==> flow/design.v <==
`timescale 1ns / 1ps
module ALU(
    input  [7:0] SrcA, 
    input  [7:0] SrcB,
    input  [3:0] ALUControl,
    output reg [7:0] ALUResult,
    output reg Zero
);
parameter ADD          = 4'b1000;
parameter SUBTRACT     = 4'b1001;
parameter MULTIPLY     = 4'b1010;
parameter DIVIDE       = 4'b1011;
parameter AND          = 4'b1100;
parameter OR           = 4'b1101;
parameter NOT          = 4'b1110;
parameter XOR          = 4'b1111;
parameter Right_Shift  = 4'b0110;
parameter Left_Shift   = 4'b0111;
parameter LOAD         = 4'b0010;  
parameter STORE        = 4'b0011;   
parameter JUMP         = 4'b0100;
parameter Equal_to     = 4'b0101;
always @(*) begin
    case (ALUControl)
        ADD:          ALUResult = SrcA + SrcB;
        SUBTRACT:     ALUResult = SrcA + (~SrcB + 1'b1);
        MULTIPLY:     ALUResult = SrcA * SrcB;
        DIVIDE:       ALUResult = (SrcB != 0) ? SrcA / SrcB : 8'b0;
        AND:          ALUResult = SrcA & SrcB;
        OR:           ALUResult = SrcA | SrcB;
        NOT:          ALUResult = ~SrcA;
        XOR:          ALUResult = SrcA ^ SrcB;
        Right_Shift:  ALUResult = $signed(SrcA) >>> 1;
        Left_Shift:   ALUResult = $signed(SrcA) << 1;
        Equal_to:    ALUResult = (SrcA == SrcB) ? 8'b00000001 : 8'b00000000;
        default:   begin
          ALUResult = 8'b00000000;
        end
    endcase
      Zero = (ALUResult == 0) ? 1'b1 : 1'b0;
end
endmodule
module ControlUnit(
    input [3:0] opcode,
    input [2:0] funct,
    input Zero,
    output reg RegWrite,
    output reg ALUSrc,
    output reg MemWrite,
    output reg [3:0] ALUControl,
    output reg ResultSrc,
    output reg PCSrc
);
parameter OP_RTYPE        = 4'b0000;
parameter OP_LOAD_IM      = 4'b0001;
parameter OP_LOAD         = 4'b0010;
parameter OP_STORE        = 4'b0011;
parameter OP_JUMP         = 4'b0100;
parameter OP_EQUAL_TO     = 4'b0101;
parameter OP_RIGHT_SHIFT  = 4'b0110;
parameter OP_LEFT_SHIFT   = 4'b0111;
parameter OP_ADDI         = 4'b1000;
parameter OP_BEQ          = 4'b1001;
parameter F_ADD           = 3'b000;
parameter F_SUBTRACT      = 3'b001;
parameter F_MULTIPLY      = 3'b010;
parameter F_DIVIDE        = 3'b011;
parameter F_AND           = 3'b100;
parameter F_OR            = 3'b101;
parameter F_XOR           = 3'b110;
parameter F_NOT           = 3'b111;
parameter ALU_ADD         = 4'b1000;
parameter ALU_SUBTRACT    = 4'b1001;
parameter ALU_MULTIPLY    = 4'b1010;
parameter ALU_DIVIDE      = 4'b1011;
parameter ALU_AND         = 4'b1100;
parameter ALU_OR          = 4'b1101;
parameter ALU_NOT         = 4'b1110;
parameter ALU_XOR         = 4'b1111;
parameter ALU_RIGHT_SHIFT = 4'b0110;
parameter ALU_LEFT_SHIFT  = 4'b0111;
parameter ALU_EQUAL_TO    = 4'b0101;
  always @(*) begin
    RegWrite    = 0;
    ALUSrc      = 0;
    MemWrite    = 0;
    ALUControl  = 4'b0000;
    ResultSrc   = 0;
    PCSrc       = 0;
    case (opcode)
        OP_RTYPE: begin
            RegWrite = 1;
            ALUSrc   = 0;
            case (funct)
                F_ADD:      ALUControl = ALU_ADD;
                F_SUBTRACT: ALUControl = ALU_SUBTRACT;
                F_MULTIPLY: ALUControl = ALU_MULTIPLY;
                F_DIVIDE:   ALUControl = ALU_DIVIDE;
                F_AND:      ALUControl = ALU_AND;
                F_OR:       ALUControl = ALU_OR;
                F_XOR:      ALUControl = ALU_XOR;
                F_NOT:      ALUControl = ALU_NOT;
            endcase
        end
        OP_LOAD_IM: begin
            RegWrite   = 1;
            ALUSrc     = 1;
            ALUControl = ALU_ADD;
            ResultSrc  = 0;
        end
        OP_LOAD: begin
            RegWrite   = 1;
            ALUSrc     = 1;
            ALUControl = ALU_ADD;
            ResultSrc  = 1;
        end
        OP_STORE: begin
        RegWrite = 1;
            ALUSrc     = 1;
            ResultSrc = 0;
            MemWrite   = 1;
            ALUControl = ALU_ADD;
        end
        OP_EQUAL_TO: begin
            ALUControl = ALU_EQUAL_TO;
            PCSrc      = Zero;
        end
        OP_JUMP: begin
            PCSrc = 1;
        end
        OP_RIGHT_SHIFT: begin
            RegWrite   = 1;
            ALUSrc     = 0;
            ALUControl = ALU_RIGHT_SHIFT;
        end
        OP_LEFT_SHIFT: begin
            RegWrite   = 1;
            ALUSrc     = 0;
            ALUControl = ALU_LEFT_SHIFT;
        end
        OP_ADDI: begin
        RegWrite   = 1;
    ALUSrc     = 1;
    ALUControl = ALU_ADD;
    ResultSrc  = 0;
        end
        OP_BEQ: begin
       RegWrite = 0;
       ALUControl = ALU_EQUAL_TO;
       MemWrite = 0;
       ResultSrc = 0;
       ALUSrc = 0;
       PCSrc = Zero;
       end
        default: ALUControl = 4'b0000;
    endcase
end
endmodule
module Extender(
    input  [2:0] in0,
    output reg [7:0] ImmExt
);
    always @(*) begin
        if (in0[2] == 0)
            ImmExt = {5'b00000, in0};  
        else
            ImmExt = {5'b11111, in0};  
    end
endmodule
module Register_file(rdata1, rdata2, wrtData, srcreg1, srcreg2, destreg, write, clk, reset);
input clk, reset, write;
input [2:0] srcreg1, srcreg2, destreg;
input [7:0] wrtData;
output [7:0] rdata1, rdata2;
integer i;
reg [7:0] regfile [0:7];
assign rdata1 = regfile[srcreg1];
assign rdata2 = regfile[srcreg2];
always @ (posedge   clk or posedge reset )begin
if (reset) begin
  for ( i = 0; i < 8; i = i + 1)
    regfile[i] <= i;
end
else  if (write) begin 
    regfile[destreg] <= wrtData;
end
end
endmodule
module MUX_2x1(
input [7:0] in0, input [7:0] in1, input select, output [7:0] out0
    );
    assign out0 = (select ==0) ? in0 : in1;
endmodule
module Forwarding_Mux( Src_in, Result, ALU_Result, forward, Src_out);
input [7:0] Src_in;
input [7:0] Result;
input [7:0] ALU_Result;
input [1:0] forward;
output [7:0] Src_out;
assign Src_out = (forward == 2'b00) ? Src_in:
                 (forward == 2'b01) ? ALU_Result:
                 (forward == 2'b10) ? Result:
                 Src_in;
                 endmodule 
module pc(pc, clk, reset, pcnext, stallF);
input clk, reset;
input [7:0] pcnext;
input stallF;
output reg [7:0] pc;
always  @(posedge   clk or posedge reset) begin
if(reset)
pc <= 8'b0;
else if (!stallF)
pc <= pcnext;
end
endmodule
module IF_ID(
  input [7:0] pcplus1_f,
  input [15:0] instr_f,
  input [7:0] pc_f,
  output reg [7:0] pc_d,
  output reg [7:0] pcplus1_d,
  output reg [15:0] instr_d,
  input clk, input reset,
  input stallD, flushD
);
 always @(posedge clk or posedge reset) begin
  if (reset) begin
    pcplus1_d <= 8'd0;
    instr_d <= 16'd0;
    pc_d <= 8'd0;
  end else if (flushD) begin
    pcplus1_d <= 8'd0;
    instr_d <= 16'd0;
    pc_d <= 8'd0;
  end else if (!stallD) begin
    pcplus1_d <= pcplus1_f;
    instr_d <= instr_f;
    pc_d <= pc_f;
  end
end
endmodule
module ID_EX(
  input [7:0] SrcA, SrcB_reg, pcplus1, ImmExt,
  input [2:0] destreg, Rs1D, Rs2D,
  input RegWrite, ALUSrc, ResultSrc, MemWrite,
  input [3:0] ALUControl,
  output reg [7:0] SrcA_out, SrcB_reg_out, pcplus1_out, ImmExt_out,
  output reg [2:0] destreg_out, Rs1E, Rs2E,
  output reg RegWrite_out, ALUSrc_out, ResultSrc_out, MemWrite_out,
  output reg [3:0] ALUControl_out,
  input clk, input reset, flushE
);
  always @(posedge clk or posedge reset) begin
  if (reset) begin
    SrcA_out <= 0; SrcB_reg_out <= 0; pcplus1_out <= 0; ImmExt_out <= 0;
    destreg_out <= 0; Rs1E <= 0; Rs2E <= 0; RegWrite_out <= 0; ALUSrc_out <= 0; ResultSrc_out <= 0;
    MemWrite_out <= 0; ALUControl_out <= 0;
  end else begin
    if (flushE) begin
      SrcA_out <= 0; SrcB_reg_out <= 0; pcplus1_out <= 0; ImmExt_out <= 0;
      destreg_out <= 0; Rs1E <= 0; Rs2E <= 0; RegWrite_out <= 0; ALUSrc_out <= 0; ResultSrc_out <= 0;
      MemWrite_out <= 0; ALUControl_out <= 0;
    end else begin
      SrcA_out <= SrcA; SrcB_reg_out <= SrcB_reg; pcplus1_out <= pcplus1; ImmExt_out <= ImmExt;
      destreg_out <= destreg; Rs1E <= Rs1D; Rs2E <= Rs2D;
      RegWrite_out <= RegWrite; ALUSrc_out <= ALUSrc; ResultSrc_out <= ResultSrc;
      MemWrite_out <= MemWrite; ALUControl_out <= ALUControl;
    end
  end
end
endmodule
module EX_MEM(
  input [7:0] ALUResult, SrcB_reg, pcplus1,
  input [2:0] destreg,
  input RegWrite, MemWrite, ResultSrc,
  output reg [7:0] ALUResult_out, WriteData_out, pcplus1_out,
  output reg [2:0] destreg_out,
  output reg RegWrite_out, MemWrite_out, ResultSrc_out,
  input clk, input reset
);
  always @(posedge clk or posedge reset) begin
    if (reset) begin
      ALUResult_out <= 0; WriteData_out <= 0; pcplus1_out <= 0;
      destreg_out <= 0; RegWrite_out <= 0; MemWrite_out <= 0; ResultSrc_out <= 0;
    end else begin
      ALUResult_out <= ALUResult; WriteData_out <= SrcB_reg; pcplus1_out <= pcplus1;
      destreg_out <= destreg;
      RegWrite_out <= RegWrite; MemWrite_out <= MemWrite; ResultSrc_out <= ResultSrc;
    end
  end
endmodule
module MEM_WB(
  input [7:0] ReadData, ALUResult, pcplus1,
  input [2:0] destreg,
  input RegWrite, ResultSrc,
  output reg [7:0] ReadData_out, ALUResult_out, pcplus1_out,
  output reg [2:0] destreg_out,
  output reg RegWrite_out, ResultSrc_out,
  input clk, input reset
);
  always @(posedge clk or posedge reset) begin
    if (reset) begin
      ReadData_out <= 0; ALUResult_out <= 0; pcplus1_out <= 0;
      destreg_out <= 0; RegWrite_out <= 0; ResultSrc_out <= 0;
    end else begin
      ReadData_out <= ReadData; ALUResult_out <= ALUResult; pcplus1_out <= pcplus1;
      destreg_out <= destreg;
      RegWrite_out <= RegWrite; ResultSrc_out <= ResultSrc;
    end
  end
endmodule
module Hazard_unit( 
input [2:0] Rs1D, Rs2D, Rs1E, Rs2E, a1_d, a1_e, a1_w, a1_m,
input [3:0] opcode,
input regwrite_m, regwrite_w, ResultSrc_e, pcsrc,
output reg StallF, StallD, FlushD, FlushE,
output reg [1:0] ForwardAE, ForwardBE);
wire hzd;
assign hzd = (ResultSrc_e && (a1_e != 0) &&
              ((a1_e == a1_d) || (a1_e == Rs1D) || (a1_e == Rs2D)) &&
              (opcode != 4'b0101) && (opcode != 4'b0100));
always @(*) begin
        StallF = hzd;
        StallD = hzd;
        FlushE = hzd;
        FlushD = pcsrc;  
    end                           
always @(*) begin
        if (regwrite_m && (a1_m != 0) && (a1_m == Rs1E))
            ForwardAE = 2'b01;  
        else if (regwrite_w && (a1_w != 0) && (a1_w == Rs1E))
            ForwardAE = 2'b10;  
        else
            ForwardAE = 2'b00;  
        if (regwrite_m && (a1_m != 0) && (a1_m == Rs2E))
            ForwardBE = 2'b01;  
        else if (regwrite_w && (a1_w != 0) && (a1_w == Rs2E))
            ForwardBE = 2'b10;  
        else
            ForwardBE = 2'b00;  
    end
endmodule
module Pipelined_Processor(
input CLK,
input reset,
output [7:0] imem_addr,
input [15:0] imem_data,
output [7:0] dmem_addr,
output [7:0] dmem_wdata,
output dmem_we,
input [7:0] dmem_rdata,
output [7:0] result 
   );
wire pcsrc;
wire [7:0] pcplus1_f;
wire [7:0] pcnext_f;
wire [7:0] pc_f, pc_d;
wire [15:0] instr_f, instr_d;
wire signed [7:0] SrcA_d, SrcA_e;
wire signed [7:0] RD1e, RD2e;  
wire signed [7:0] SrcB ;
wire Zero;
wire [7:0] ALUResult_e, ALUResult_m, ALUResult_w;
wire [3:0] ALUControl_d, ALUControl_e;
wire ALUSrc_d, ALUSrc_e, ResultSrc_e, ResultSrc_d, ResultSrc_m, ResultSrc_w;
wire [7:0] pcplus1_d, pcplus1_e, pcplus1_m, pcplus1_w;
wire [2:0] a1_d, Rs1D, Rs2D;
wire [2:0] Rs1E, Rs2E;
wire [2:0] a1_e, a1_m, a1_w;  
wire [3:0] opcode;
wire [2:0] funct;
wire [7:0] SrcB_reg, SrcB_reg_e, SrcB_reg_m;
wire [7:0] wrtdata;
wire [7:0] read_data_w, read_data_m;
wire MemWrite_d, MemWrite_e, MemWrite_m;
wire regwrite_d, regwrite_e, regwrite_w, regwrite_m;
wire [7:0] ImmExt_d, ImmExt_e;  
wire [1:0] ForwardAE, ForwardBE;
wire stallF, flushD, stallD, flushE;
pc p0(.pcnext(pcnext_f),. reset(reset), .pc(pc_f), .stallF(stallF), .clk(CLK));
assign pcplus1_f = pc_f + 1;
assign imem_addr = pc_f;
assign instr_f = imem_data;
assign opcode = instr_f[15:12];
assign pcnext_f = (opcode == 4'b0101 && Zero) ? (pc_f + ImmExt_d) : 
  (pcsrc) ? ImmExt_d :
                (pc_f + 1);
assign a1_d = instr_f[8:6];   
assign funct = instr_f[11:9];
assign Rs1D = instr_f[5:3];
assign Rs2D = instr_f[2:0];
  Extender e0(.in0(Rs2D), .ImmExt(ImmExt_d));
IF_ID l0(.clk(CLK), .flushD(flushD), .stallD(stallD), .pcplus1_f(pcnext_f), .pcplus1_d(pcplus1_d),  .reset(reset), .pc_f(pc_f), .pc_d(pc_d),  .instr_d(instr_d), .instr_f(instr_f));
ControlUnit c0(.opcode(opcode), .funct(funct), .Zero(Zero), .ALUSrc(ALUSrc_d), .MemWrite(MemWrite_d), .ALUControl(ALUControl_d), .ResultSrc(ResultSrc_d), .PCSrc(pcsrc), .RegWrite(regwrite_d));
  Register_file r0(.clk(CLK), .reset(reset), .write(regwrite_w), .destreg(a1_w), .srcreg1(Rs1D), .srcreg2(Rs2D), .rdata1(SrcA_d), .rdata2(SrcB_reg), .wrtData(wrtdata));
ID_EX l1(.clk(CLK), .flushE(flushE), .reset(reset), .SrcA(SrcA_d), .SrcB_reg(SrcB_reg), 
.pcplus1(pcplus1_d), .ImmExt(ImmExt_d), 
.destreg(a1_d), .Rs1D(Rs1D), .Rs2D(Rs2D), .Rs1E(Rs1E), .Rs2E(Rs2E),
.RegWrite(regwrite_d), .ALUSrc(ALUSrc_d), .ResultSrc(ResultSrc_d), 
.MemWrite(MemWrite_d), .ALUControl(ALUControl_d), 
.SrcA_out(RD1e),
.SrcB_reg_out(RD2e), 
.pcplus1_out(pcplus1_e),
.ImmExt_out(ImmExt_e), .destreg_out(a1_e), 
.RegWrite_out(regwrite_e), .ALUSrc_out(ALUSrc_e), 
.ResultSrc_out(ResultSrc_e), 
.MemWrite_out(MemWrite_e), 
.ALUControl_out(ALUControl_e));
Forwarding_Mux m0(.Src_in(RD1e), .Result(wrtdata), .ALU_Result(ALUResult_m), .forward(ForwardAE), .Src_out(SrcA_e));
Forwarding_Mux m1(.Src_in(RD2e), .Result(wrtdata), .ALU_Result(ALUResult_m), .forward(ForwardBE), .Src_out(SrcB_reg_e));
MUX_2x1 alu(.in0(SrcB_reg_e), .in1(ImmExt_e), .select(ALUSrc_e), .out0(SrcB));
ALU a0( .SrcA(SrcA_e), .SrcB(SrcB), .Zero(Zero), .ALUResult(ALUResult_e), .ALUControl(ALUControl_e));
EX_MEM l2(.clk(CLK), .reset(reset), 
.ALUResult(ALUResult_e), .SrcB_reg(SrcB_reg_e),
.pcplus1(pcplus1_e), 
          .RegWrite(regwrite_e), .MemWrite(MemWrite_e),
          .ResultSrc(ResultSrc_e), 
.ALUResult_out(ALUResult_m), .destreg(a1_e), 
.WriteData_out(SrcB_reg_m ), .pcplus1_out(pcplus1_m), .destreg_out(a1_m), .RegWrite_out(regwrite_m), .MemWrite_out(MemWrite_m), .ResultSrc_out(ResultSrc_m));
assign dmem_addr = ALUResult_m;
assign dmem_wdata = SrcB_reg_m;
assign dmem_we = MemWrite_m;
assign read_data_m = dmem_rdata;
MEM_WB l3(.clk(CLK), .reset(reset), .ReadData(read_data_m), .ALUResult(ALUResult_m), .pcplus1(pcplus1_m), .destreg(a1_m), .RegWrite(regwrite_m), .ResultSrc(ResultSrc_m), .ReadData_out(read_data_w), .ALUResult_out(ALUResult_w), .pcplus1_out(pcplus1_w), .destreg_out(a1_w), .RegWrite_out(regwrite_w), .ResultSrc_out(ResultSrc_w));
MUX_2x1 read(.in0(ALUResult_w), .in1(read_data_w), .select(ResultSrc_w), .out0(wrtdata));
assign result = wrtdata;
Hazard_unit h0(.Rs1D(Rs1D), .Rs2D(Rs2D), .Rs1E(Rs1E), .Rs2E(Rs2E), .a1_d(a1_d), .a1_e(a1_e), .a1_w(a1_w), .a1_m(a1_m), .opcode(opcode), .regwrite_m(regwrite_m), .regwrite_w(regwrite_w), .ResultSrc_e(ResultSrc_e), .pcsrc(pcsrc), .StallF(stallF), .StallD(stallD), .FlushD(flushD), .FlushE(flushE), .ForwardAE(ForwardAE), .ForwardBE(ForwardBE));
endmodule
## From RTL to reports: Pipelined_Processor

The steps from the RTL of Pipelined_Processor to its reports follow in flow order.
Lines are those of the file above, counted from 1.
Cell names lack the library's common part.
Not given: --

- Top: Pipelined_Processor
- Clock port: CLK
- Cell library: sky130hd
- Corner: tt_025C_1v80

## After elaboration

Yosys after proc, flatten, opt, wreduce and memory -nomap, before mapping. Enables and synchronous resets that opt folds into registers are not counted as muxes. Print and check cells are not counted. Equal cells are merged and count once.
Memory sizes are those after Yosys's memory passes, which may raise the word count (mostly to a power of two), join words into wider ones and drop unused or constant bits.

- Reductions and logical operators: 35
- Divide/modulo/power cells: 1
- Equal/unequal tests: 55
- Multipliers: 1
- Bitwise logic cells: 5
- Muxes and demuxes: 38
- Add/sub/neg operators: 5

Operators by type and width:

| cell | count |
|---|---|
| parallel mux 8 bit (select 8 bit) | 2 |
| 2-to-1 mux 8 bit | 15 |
| parallel mux 8 bit (select 11 bit) | 1 |
| divider 8 x 8 -> 8 bit | 1 |
| multiplier 8 x 8 -> 8 bit | 1 |
| == test 4 bit (second input constant) | 10 |
| == test 3 bit (second input constant) | 12 |
| == test 4 x 3 -> 1 bit (second input constant) | 7 |
| adder 8 bit | 3 |
| == test 3 bit | 7 |
| parallel mux 4 bit (select 5 bit) | 1 |
| == test 3 x 2 -> 1 bit (second input constant) | 6 |
| AND reduction 2 bit | 8 |
| adder 8 x 1 -> 8 bit (second input constant) | 2 |
| NOT 8 bit | 2 |
| logical AND 1 bit | 11 |
| 2-to-1 mux 1 bit | 10 |
| == test 3 x 1 -> 1 bit (second input constant) | 3 |
| logical NOT 3 bit | 3 |
| nonzero test 3 bit | 3 |
| 2-to-1 mux 3 bit | 3 |
| == test 4 x 2 -> 1 bit (second input constant) | 2 |
| != test 4 x 3 -> 1 bit (second input constant) | 2 |
| == test 8 bit | 1 |
| AND 8 bit | 1 |
| bitwise OR 8 bit | 1 |
| XOR 8 bit | 1 |
| logical NOT 8 bit | 1 |

Other operator kinds: 13; their cells: 20.

- Flip-flop bits (word level): 156
- Memory bits (read-only): 24
- Memories: 1

Memory list:

| memory | depth | bits a word | rd ports | write ports | line | source |
|---|---|---|---|---|---|---|
| (name not given) | 8 | 3 | 1 | 0 | 94 | `case (funct)` |

## Logic depth

Yosys ltp: most cells in a row. Word level: on the elaborated netlist, between registers, memories and ports. Mapped: between sequential cells and ports; inverters and the memories' decode and read muxes count.

- Depth in word-level cells: 19
- ABC_AREA: 0
- Mapped depth: 78

## Netlist

Source: synth_stat.txt of the flow (Yosys; design flattened, memories mapped). It holds for the ABC_AREA given above (unset counts as 0); a run with the other value may have another netlist.
Totals and module areas in this step are rounded.

Cell types:

| cell | count |
|---|---|
| dfrtp_1 | 136 |
| ha_1 | 86 |
| nor2_1 | 134 |
| a21oi_1 | 96 |
| o21ai_0 | 93 |
| nand2_1 | 108 |
| mux2i_1 | 35 |
| xnor2_1 | 38 |
| dfstp_2 | 12 |
| fa_1 | 15 |
| mux2_2 | 26 |
| inv_1 | 73 |
| nor3_1 | 34 |
| nand3_1 | 32 |
| clkbuf_1 | 42 |
| xor2_1 | 16 |
| a211oi_1 | 18 |
| o21a_1 | 18 |

Other cell types: 76; their cells: 275.

- Flip-flop cells: 148
- Cells in the netlist: 1287
- Area of sequential cells: 3719 µm²
- Chip area (Yosys): 11330 µm²
- Buffer cells: 60

By module: a second synthesis without flattening, with its own total; a netlist apart from the flattened one above.

- Cell total of the unflattened synthesis: 1371
- Area total of the unflattened synthesis: 14270 µm²

Rows give one instance, submodules left out.

By module:

| module | times used | cells | area (µm²) |
|---|---|---|---|
| ALU | 1 | 529 | 3921 |
| Register_file | 1 | 329 | 3674 |
| ID_EX | 1 | 104 | 1574 |
| IF_ID | 1 | 104 | 1328 |
| EX_MEM | 1 | 31 | 754.5 |
| MEM_WB | 1 | 30 | 729.4 |
| Pipelined_Processor | 1 | 78 | 566.8 |
| Forwarding_Mux | 2 | 27 | 276.5 |
| pc | 1 | 18 | 335.3 |
| Hazard_unit | 1 | 38 | 310.3 |
| MUX_2x1 | 2 | 9 | 131.4 |
| ControlUnit | 1 | 30 | 203.9 |
| Extender | 1 | 8 | 60.1 |

## Timing after synthesis

Source: OpenSTA report_checks on the synthesized netlist (no wires, ideal clock, input and output delay 20% of the period each), path of least setup slack; recovery checks are left aside. Register names are those of the netlist, which keeps one name where synthesis merged equal registers.

- Path kind: reg-to-reg
- Start: register l1.ImmExt_out[6]
- End: register p0.pc[7]
- Buffers on the path: 1
- Delay of the path: 12916 ps
- Stages on the path: 69
- Period: 13500 ps
- Library setup time: 126 ps
- Path slack: 584 ps
- Launch time at the first pin: 0 ps
- Data arrival time: 12790 ps
- Synthesis period reached: 12916 ps

"delay of the path" is the arrival time less input delay plus setup time.
"stages on the path" counts driving pins, that of a launching flip-flop among them; a cell with two outputs on the path counts twice.
"synthesis period reached" = period - worst setup slack (recovery checks aside). The figure is calculated, with input and output delays left at 20% of the set period.
At most two assigning lines are given for a register; there are more.

- Cell sequence: dfrtp_1 -> buf_2 -> or3b_1 -> a211oi_2 -> o211ai_2 -> o221ai_2 -> a21o_2 -> clkinv_1 -> nor3_1 -> nand2_1 -> a22oi_1 -> ha_1 -> o21a_1 -> or2_2 -> and2_1 -> nor2b_1 -> nor2_1 -> a21oi_1 -> [... 33 more ...] -> a21o_1 -> a21oi_1 -> nor2b_1 -> nor2_1 -> nor2_1 -> mux2_2 -> ha_1 -> o21a_1 -> o21ai_0 -> a21oi_1 -> o21ai_0 -> nand2b_1 -> a21oi_1 -> o221ai_1 -> nor3_2 -> nand4_1 -> nor3b_1 -> a221o_1

Ends and longest elaborated chain, post-synthesis:

| item | line | source |
|---|---|---|
| start: declaration | 248 | `output reg [7:0] SrcA_out, SrcB_reg_out, pcplus1_out, ImmExt_out,` |
| start: assignment | 256 | `SrcA_out <= 0; SrcB_reg_out <= 0; pcplus1_out <= 0; ImmExt_out <= 0;` |
| start: assignment | 265 | `SrcA_out <= SrcA; SrcB_reg_out <= SrcB_reg; pcplus1_out <= pcplus1; ImmExt_out <= ImmExt;` |
| end: assignment | 212 | `pc <= 8'b0;` |
| end: assignment | 214 | `pc <= pcnext;` |
| end: declaration | 209 | `output reg [7:0] pc;` |

No chain of elaborated cells between the ends is given.
Nets of the timed path that keep an RTL name, with a line that drives or declares them; the list need not be complete.

Nets with RTL names, path post-synthesis:

| net | line | source |
|---|---|---|
| ALUResult_e[0] | 24 | `case (ALUControl)` |

## Worst path after layout

Path of least setup slack in the final report of record 1 (OpenROAD, finished layout, wires in). Where an end is a register, its clock arrival counts in the times.
The report prints the path's times to 10 ps; the period is as set.

- Path kind: reg-to-reg
- Start: register l1.ImmExt_out[6]
- End: register p0.pc[7]
- Data arrival time: 12630 ps
- Library setup time: 120 ps
- Stages on the path: 76
- Buffers on the path: 5
- Launch time at the first pin: 420 ps
- Path slack: -2360 ps
- Period: 9960 ps

At most two assigning lines are given for a register; there are more.

- Cell sequence: dfrtp_2 -> or3b_1 -> a211oi_2 -> o211ai_2 -> o221ai_2 -> a21o_1 -> inv_6 -> nor3_4 -> buf_4 -> a22oi_2 -> ha_1 -> o21a_1 -> or2_4 -> and2_4 -> nor2b_4 -> nor2_1 -> a21oi_1 -> ha_1 -> [... 40 more ...] -> nor2_2 -> nor2_4 -> buf_6 -> mux2_4 -> ha_4 -> o21a_1 -> o21ai_1 -> a21oi_1 -> o21ai_1 -> nand2b_1 -> a21oi_2 -> o221ai_2 -> nor3_2 -> buf_4 -> buf_6 -> a31oi_4 -> o21ai_1 -> a221o_1

Ends and longest elaborated chain, post-layout:

| item | line | source |
|---|---|---|
| start: declaration | 248 | `output reg [7:0] SrcA_out, SrcB_reg_out, pcplus1_out, ImmExt_out,` |
| start: assignment | 256 | `SrcA_out <= 0; SrcB_reg_out <= 0; pcplus1_out <= 0; ImmExt_out <= 0;` |
| start: assignment | 265 | `SrcA_out <= SrcA; SrcB_reg_out <= SrcB_reg; pcplus1_out <= pcplus1; ImmExt_out <= ImmExt;` |
| end: assignment | 212 | `pc <= 8'b0;` |
| end: assignment | 214 | `pc <= pcnext;` |
| end: declaration | 209 | `output reg [7:0] pc;` |

No chain of elaborated cells between the ends is given.
Nets of the timed path that keep an RTL name, with a line that drives or declares them; the list need not be complete.

Nets with RTL names, path post-layout:

| net | line | source |
|---|---|---|
| ALUResult_e[0] | 24 | `case (ALUControl)` |

Subject: flow runs of Pipelined_Processor

Hi,

Stored flow runs of Pipelined_Processor (2 of them; Yosys, OpenROAD, sky130hd). They differ in their settings and are not a sequence. Constraints: input delay and output delay 20% of the set period each, output load 0.01 pF.
"achieved period" = clock period - worst setup slack. The figure is calculated, with input and output delays left at 20% of the set period.
"allowed time less slack (worst setup path)": the worst setup path's part of the clock period (all of it between registers, 20% less for each end at a port) less its slack. A launch clock that arrives late makes it longer, a capture clock that arrives late makes it shorter.
"allowed time less slack (worst setup path)" is given in steps of 10 ps.
Measured values are rounded.

### Record 1

==> flow/run.sh <==
#!/bin/bash
# the make line also repeats the synthesis and layout settings of config.mk as NAME=value (left out here)
make -C /OpenROAD-flow-scripts/flow DESIGN_CONFIG=/design/flow/config.mk WORK_HOME=/design/flow/orfs CLKGATE_MAP_FILE= finish
==> flow/config.mk <==
export PLATFORM = sky130hd
export DESIGN_NAME = Pipelined_Processor
export DESIGN_NICKNAME = Pipelined_Processor
export VERILOG_FILES = /design/flow/design.v
export SDC_FILE = /design/flow/constraint.sdc
export NUM_CORES = 4
export LEC_CHECK = 0
export CAP_MARGIN = 20
export CORE_MARGIN = 2
export CORE_UTILIZATION = 40
export SLEW_MARGIN = 20
==> flow/constraint.sdc <==
create_clock -name core_clock -period 9.96 [get_ports {CLK}]
set_input_delay 1.9920 -clock core_clock [delete_from_list [all_inputs] [get_ports {CLK}]]
set_output_delay 1.9920 -clock core_clock [all_outputs]
set_load 0.01 [all_outputs]

Results of record 1:
- Smallest setup slack: -2361 ps
- Achieved period: 12321 ps
- Setup total negative slack: -20290 ps
- Final design utilization: 53.2 %
- Synthesis area: 11330 µm²
- Allowed time less slack (worst setup path): 12320 ps
- Type of the worst setup path: reg-to-reg
- Die area: 29690 µm²

### Record 2

==> flow/run.sh <==
#!/bin/bash
# the make line also repeats the synthesis and layout settings of config.mk as NAME=value (left out here)
make -C /OpenROAD-flow-scripts/flow DESIGN_CONFIG=/design/flow/config.mk WORK_HOME=/design/flow/orfs CLKGATE_MAP_FILE= finish
==> flow/config.mk <==
export PLATFORM = sky130hd
export DESIGN_NAME = Pipelined_Processor
export DESIGN_NICKNAME = Pipelined_Processor
export VERILOG_FILES = /design/flow/design.v
export SDC_FILE = /design/flow/constraint.sdc
export NUM_CORES = 4
export LEC_CHECK = 0
export ABC_AREA = 1
export CAP_MARGIN = 20
export CELL_PAD_IN_SITES_DETAIL_PLACEMENT = 1
export CELL_PAD_IN_SITES_GLOBAL_PLACEMENT = 1
export CORE_MARGIN = 8
export CORE_UTILIZATION = 40
export CTS_CLUSTER_DIAMETER = 198
export CTS_CLUSTER_SIZE = 35
export MAX_ROUTING_LAYER = met4
export MIN_ROUTING_LAYER = met2
export SLEW_MARGIN = 20
export TNS_END_PERCENT = 5
==> flow/constraint.sdc <==
create_clock -name core_clock -period 13.5 [get_ports {CLK}]
set_input_delay 2.7000 -clock core_clock [delete_from_list [all_inputs] [get_ports {CLK}]]
set_output_delay 2.7000 -clock core_clock [all_outputs]
set_load 0.01 [all_outputs]

Results of record 2:
- Smallest setup slack: 1169 ps
- Achieved period: 12331 ps
- Setup total negative slack: 0 ps
- Final design utilization: 47.1 %
- Synthesis area: 11170 µm²
- Allowed time less slack (worst setup path): 12330 ps
- Type of the worst setup path: reg-to-reg
- Die area: 33530 µm²

Regards
